==> flow/design.v <==
module subbytes#(
    parameter SBOX_WIDTH = 8,
    parameter SBOX_DEPTH = 256,
    parameter DATA_WIDTH = 16
)(
    input clk,
    input reset_n,
    input sbox_valid, 
    input [SBOX_WIDTH-1:0] sbox_out,
    input tvalid,
    input [DATA_WIDTH-1:0] in,       
    output reg valid,
    output reg [DATA_WIDTH-1:0] out       
);
    localparam NUM_BYTES = DATA_WIDTH / 8;
    reg [7:0] index;
    reg sbox_ready;
    reg [7:0] sbox_slice [0:NUM_BYTES-1][0:255];
    integer i;
    genvar g;
    always @(posedge clk or negedge reset_n) begin
        if (!reset_n) begin
            index <= 0;
            sbox_ready <= 0;
        end else if (sbox_valid && !sbox_ready) begin
            index <= index + 1;
            if (index == SBOX_DEPTH - 1) sbox_ready <= 1;
        end
    end
    generate
        for (g = 0; g < NUM_BYTES; g = g + 1) begin : MEM_WRITE
            always @(posedge clk) begin
                if (sbox_valid && !sbox_ready) begin
                    sbox_slice[g][index] <= sbox_out;
                end
            end
        end
    endgenerate
    wire [7:0] ram_read_data [0:NUM_BYTES-1];
    generate
        for (g = 0; g < NUM_BYTES; g = g + 1) begin : MEM_ASYNC_READ
            assign ram_read_data[g] = sbox_slice[g][in[g*8 +: 8]];
        end
    endgenerate
    always @(posedge clk or negedge reset_n) begin
        if (!reset_n) begin
            valid <= 0;
            out <= 0;
        end else begin
            if (tvalid && sbox_ready) valid <= 1;
            else valid <= 0;
            if (tvalid && sbox_ready) begin
                for (i = 0; i < NUM_BYTES; i = i + 1) begin
                    out[i*8 +: 8] <= ram_read_data[i];
                end
            end
        end
    end
endmodule
Memo
Re: synthesis data of subbytes

* Step by step through the tools: subbytes
Module subbytes before and after one edit of its RTL, step after step. Lines under "original" count in the file above, lines under "edited" in the edited file. "change": "edited" minus "original" as printed here. "relative change": 100 x difference / "original". Library cell names are shortened. A cell with -- has no value.
Set-up: top subbytes, clock clk, cell library sky130hd, corner tt_025C_1v80

* The edit
Unified diff, file above to edited file. A script made this edit; it was not meant as an optimisation.
begin of diff
@@ -14,5 +14,5 @@
 );
     localparam NUM_BYTES = DATA_WIDTH / 8;
-    reg [7:0] index;
+    reg [11:0] index;
     reg sbox_ready;
     reg [7:0] sbox_slice [0:NUM_BYTES-1][0:255];
end of diff

* Word-level counts
Source: Yosys, flattened and elaborated, memories not mapped. Widths are those after wreduce. Registers that Yosys merges into a memory's read port (data or address) are not register bits. Print and check cells do not count. Memory sizes are those after Yosys's memory passes, which may raise the word count (mostly to a power of two), join words into wider ones and drop unused or constant bits.
Storage and ports:
- register bits after elaboration | original 10, edited 14, change +4, relative change +40.00%
- memory bits (writable) | original 4096, edited 4096, change 0, relative change 0.00%
- word width x clocked read ports | original 16, edited 16, change 0, relative change 0.00%
- memory cells | original 1, edited 1, change 0, relative change 0.00%
- input bits | original 28, edited 28, change 0, relative change 0.00%
- output and inout bits | original 17, edited 17, change 0, relative change 0.00%
- cells after elaboration | original 19, edited 19, change 0, relative change 0.00%
Operators by class:
- add/subtract/negate cells | original 3, edited 3, change 0, relative change 0.00%
- eq/ne operators | original 1, edited 1, change 0, relative change 0.00%
- multiplexer cells | original 5, edited 5, change 0, relative change 0.00%
- reductions and logical operators | original 6, edited 6, change 0, relative change 0.00%
Memories:
- shape (words x width / read and write ports) | original sbox_slice 512 x 8 bit 2R2W, edited sbox_slice 512 x 8 bit 2R2W
Operator list:
- adder 9 x 8 -> 9 bit with constant A | original 2, edited 1, change -1, relative change -50.00%
- adder 8 x 1 -> 8 bit with constant B | original 1, edited 0, change -1, relative change -100.00%
- == test 8 bit with constant B | original 1, edited 0, change -1, relative change -100.00%
- adder 12 x 1 -> 12 bit with constant B | original 0, edited 1, change +1
- adder 9 bit with constant A | original 0, edited 1, change +1
- == test 12 x 8 -> 1 bit with constant B | original 0, edited 1, change +1
- logical NOT 1 bit | original 3, edited 3, change 0, relative change 0.00%
- logical AND 1 bit | original 2, edited 2, change 0, relative change 0.00%
- two-way mux 1 bit | original 2, edited 2, change 0, relative change 0.00%
- two-way mux 9 bit | original 2, edited 2, change 0, relative change 0.00%
- two-way mux 8 bit | original 1, edited 1, change 0, relative change 0.00%
- AND reduction 2 bit | original 1, edited 1, change 0, relative change 0.00%

* Logic depth
Yosys ltp: most cells in a row. Word level: on the elaborated netlist, between registers, memories and ports. Mapped: between sequential cells and ports; inverters and the memories' decode and read muxes count.
Logic depth:
- word-level depth | original 3, edited 3, change 0, relative change 0.00%
- ABC_AREA | original 0, edited 0
- mapped depth | original 13, edited 13, change 0, relative change 0.00%

* Synthesis result
Source: synth_stat.txt of the flow (Yosys; design flattened, memories mapped). It holds for the ABC_AREA given above (unset counts as 0); a run with the other value may have another netlist.
Mapped netlist:
- cell count | original 5796, edited 5512, change -284, relative change -4.90%
- chip area (Yosys) (sq um) | original 98235.5, edited 97723.7, change -511.8, relative change -0.52%
- sequential area (sq um) | original 62149.6, edited 62249.7, change +100.1, relative change +0.16%
- flip-flops | original 2074, edited 2078, change +4, relative change +0.19%
Cells by type:
- mux2i_1 | original 885, edited 607, change -278, relative change -31.41%
- mux4_2 | original 592, edited 724, change +132, relative change +22.30%
- a22oi_1 | original 25, edited 145, change +120, relative change +480.00%
- a221oi_1 | original 94, edited 4, change -90, relative change -95.74%
- o21ai_0 | original 137, edited 50, change -87, relative change -63.50%
- a21oi_1 | original 149, edited 89, change -60, relative change -40.27%
- o221ai_1 | original 142, edited 84, change -58, relative change -40.85%
- buf_6 | original 106, edited 69, change -37, relative change -34.91%
- nor2_1 | original 305, edited 332, change +27, relative change +8.85%
- buf_2 | original 68, edited 93, change +25, relative change +36.76%
- nor4_1 | original 13, edited 31, change +18, relative change +138.46%
- o22ai_1 | original 256, edited 239, change -17, relative change -6.64%
- a22o_1 | original 9, edited 24, change +15, relative change +166.67%
- nand2_1 | original 196, edited 182, change -14, relative change -7.14%
- nor3_1 | original 38, edited 51, change +13, relative change +34.21%
- a211o_1 | original 24, edited 11, change -13, relative change -54.17%
- mux4_1 | original 6, edited 19, change +13, relative change +216.67%
- buf_4 | original 75, edited 65, change -10, relative change -13.33%
The list need not be complete.

* Timing after synthesis
Path of least setup slack by OpenSTA after synthesis, without wires, with an ideal clock, recovery checks aside; 20% of the period is set as input and as output delay. Where synthesis merged equal registers, the netlist keeps one of their names.
Timing path after synthesis:
- path type | original input to register, edited input to register
- start point | original input in[8], edited input in[8]
- end point | original register out[15], edited register out[8]
- period (ns) | original 10.0, edited 10.0, change 0.0, relative change 0.00%
- input delay (ns) | original 2.000, edited 2.000, change 0.000, relative change 0.00%
- launch time at the first pin (ns) | original 2.000, edited 2.000, change 0.000, relative change 0.00%
- arrival time (ns) | original 3.963, edited 3.956, change -0.007, relative change -0.18%
- slack (ns) | original 5.913, edited 5.918, change +0.005
- path delay (ns) | original 2.087, edited 2.082, change -0.005, relative change -0.24%
- stages | original 11, edited 10, change -1, relative change -9.09%
- buffers on the path | original 6, edited 4, change -2, relative change -33.33%
- synthesis period reached (ns) | original 4.087, edited 4.082, change -0.005, relative change -0.12%
"path delay" is the arrival time less input delay plus setup time. "stages" counts driving pins, that of a launching flip-flop among them; a cell with two outputs on the path counts twice. "synthesis period reached" is the clock period less the worst setup slack; recovery checks do not enter. This is arithmetic on one report: input and output delays are still those of the set period (20% each). Between the ends stands the longest chain of elaborated cells between them, by number of cells; it is not shown to be the way that was timed. Of several equally long chains one is given. Each line given opens the expression or statement behind the cell; cells for indexed reads and writes are added by Yosys, which also makes memories of some case tables.
On the way, after synthesis, original: cells stage by stage buf_4 -> buf_8 -> buf_8 -> buf_6 -> buf_4 -> buf_4 -> mux2i_1 -> o22ai_1 -> o41ai_1 -> nor4_1 -> a211o_1, cells in the longest elaborated chain 1, elaborated cells on any way between the ends 1, source lines of those cells 1
Ends and longest elaborated chain, after synthesis, original:
- from (decl) | line 11 | input [DATA_WIDTH-1:0] in,
- adder 9 x 8 -> 9 bit | line 42 | assign ram_read_data[g] = sbox_slice[g][in[g*8 +: 8]];
- to (decl) | line 13 | output reg [DATA_WIDTH-1:0] out
On the way, after synthesis, edited: cells stage by stage buf_6 -> buf_12 -> buf_8 -> buf_2 -> mux4_2 -> mux2i_1 -> o21ai_0 -> o31ai_1 -> nor3_1 -> a221o_1, cells in the longest elaborated chain 1, elaborated cells on any way between the ends 1, source lines of those cells 1
Ends and longest elaborated chain, after synthesis, edited:
- from (decl) | line 11 | input [DATA_WIDTH-1:0] in,
- adder 9 x 8 -> 9 bit | line 42 | assign ram_read_data[g] = sbox_slice[g][in[g*8 +: 8]];
- to (decl) | line 13 | output reg [DATA_WIDTH-1:0] out

* Timing after layout
Path of least setup slack in the final report of the runs of pair A (OpenROAD, finished layout, wires in). Where an end is a register, its clock arrival counts in the times.
Timing path after layout:
- path type | original input to register, edited input to register
- start point | original input in[8], edited input in[2]
- end point | original register out[9], edited register out[3]
- period (ns) | original 10.0, edited 10.0, change 0.0, relative change 0.00%
- input delay (ns) | original 2.00, edited 2.00, change 0.00, relative change 0.00%
- launch time at the first pin (ns) | original 2.00, edited 2.00, change 0.00, relative change 0.00%
- arrival time (ns) | original 6.62, edited 6.85, change +0.23, relative change +3.47%
- slack (ns) | original 4.20, edited 3.96, change -0.24
- stages | original 11, edited 11, change 0, relative change 0.00%
- buffers on the path | original 4, edited 4, change 0, relative change 0.00%
Between the ends stands the longest chain of elaborated cells between them, by number of cells; it is not shown to be the way that was timed. Of several equally long chains one is given.
On the way, after layout, original: cells stage by stage buf_8 -> buf_12 -> buf_4 -> mux2i_1 -> o221ai_1 -> o22ai_1 -> o21ai_0 -> a21oi_1 -> nor4b_1 -> buf_4 -> a211o_1, cells in the longest elaborated chain 1, elaborated cells on any way between the ends 1, source lines of those cells 1
Ends and longest elaborated chain, after layout, original:
- from (decl) | line 11 | input [DATA_WIDTH-1:0] in,
- adder 9 x 8 -> 9 bit | line 42 | assign ram_read_data[g] = sbox_slice[g][in[g*8 +: 8]];
- to (decl) | line 13 | output reg [DATA_WIDTH-1:0] out
On the way, after layout, edited: cells stage by stage buf_2 -> buf_4 -> inv_2 -> buf_4 -> nor2_4 -> buf_4 -> a211oi_1 -> a22oi_1 -> a21oi_1 -> nor4_2 -> a221o_1
Ends and longest elaborated chain, after layout, edited:
- from (decl) | line 11 | input [DATA_WIDTH-1:0] in,
- to (decl) | line 13 | output reg [DATA_WIDTH-1:0] out
edited: Chain of elaborated cells between the ends: none given.

* Measured runs
Runs of the flow (Yosys, OpenROAD) on both versions; the two runs of a pair have the same settings. The constraints put input and output delay at 20% of the set period each and load the outputs with 0.01 pF.
Flow settings, pair A: CORE_UTILIZATION 45, PLACE_DENSITY 0.6, period_ns 10.0, CAP_MARGIN 20, CORE_MARGIN 2, SLEW_MARGIN 20
Final reports, pair A:
- chip area in the Yosys report (sq um) | original 98235.5, edited 97723.7, change -511.8, relative change -0.52%
- die outline area (sq um) | original 222053.0, edited 220909.0, change -1144.0, relative change -0.52%
- final design utilization | original 0.496, edited 0.497, change +0.001
- lowest setup slack (ns) | original 4.200, edited 3.963, change -0.237
- sum of negative setup slack (ns) | original 0.000, edited 0.000, change 0.000
- worst-case hold slack (ns) | original 0.552, edited 0.477, change -0.075
- power consumption (W) | original 0.019884, edited 0.019796, change -0.000088, relative change -0.44%
- clock period achieved (ns) | original 5.800, edited 6.037, change +0.237, relative change +4.09%
Flow settings, pair B: ABC_AREA 0, CAP_MARGIN 40, CELL_PAD_IN_SITES_DETAIL_PLACEMENT 2, CELL_PAD_IN_SITES_GLOBAL_PLACEMENT 1, CORE_UTILIZATION 52, CTS_CLUSTER_DIAMETER 312, GPL_ROUTABILITY_DRIVEN 1, MAX_ROUTING_LAYER met4, SETUP_SLACK_MARGIN -0.34, SLEW_MARGIN 35, period_ns 4.02, CORE_MARGIN 2
Final reports, pair B:
- chip area in the Yosys report (sq um) | original 98235.5, edited 97723.7, change -511.8, relative change -0.52%
- die outline area (sq um) | original 192405.0, edited 191415.0, change -990.0, relative change -0.51%
- final design utilization | original 0.605, edited 0.603, change -0.002
- lowest setup slack (ns) | original 0.382, edited 0.249, change -0.133
- sum of negative setup slack (ns) | original 0.000, edited 0.000, change 0.000
- worst-case hold slack (ns) | original 0.115, edited 0.325, change +0.210
- power consumption (W) | original 0.05061, edited 0.051432, change +0.000822, relative change +1.62%
- clock period achieved (ns) | original 3.638, edited 3.771, change +0.133, relative change +3.66%
By "clock period achieved" is meant the clock period of the run minus its worst setup slack. This is arithmetic on one report: input and output delays are still those of the set period (20% each). "power consumption": no workload was simulated; the value follows from the tool's default switching activity.
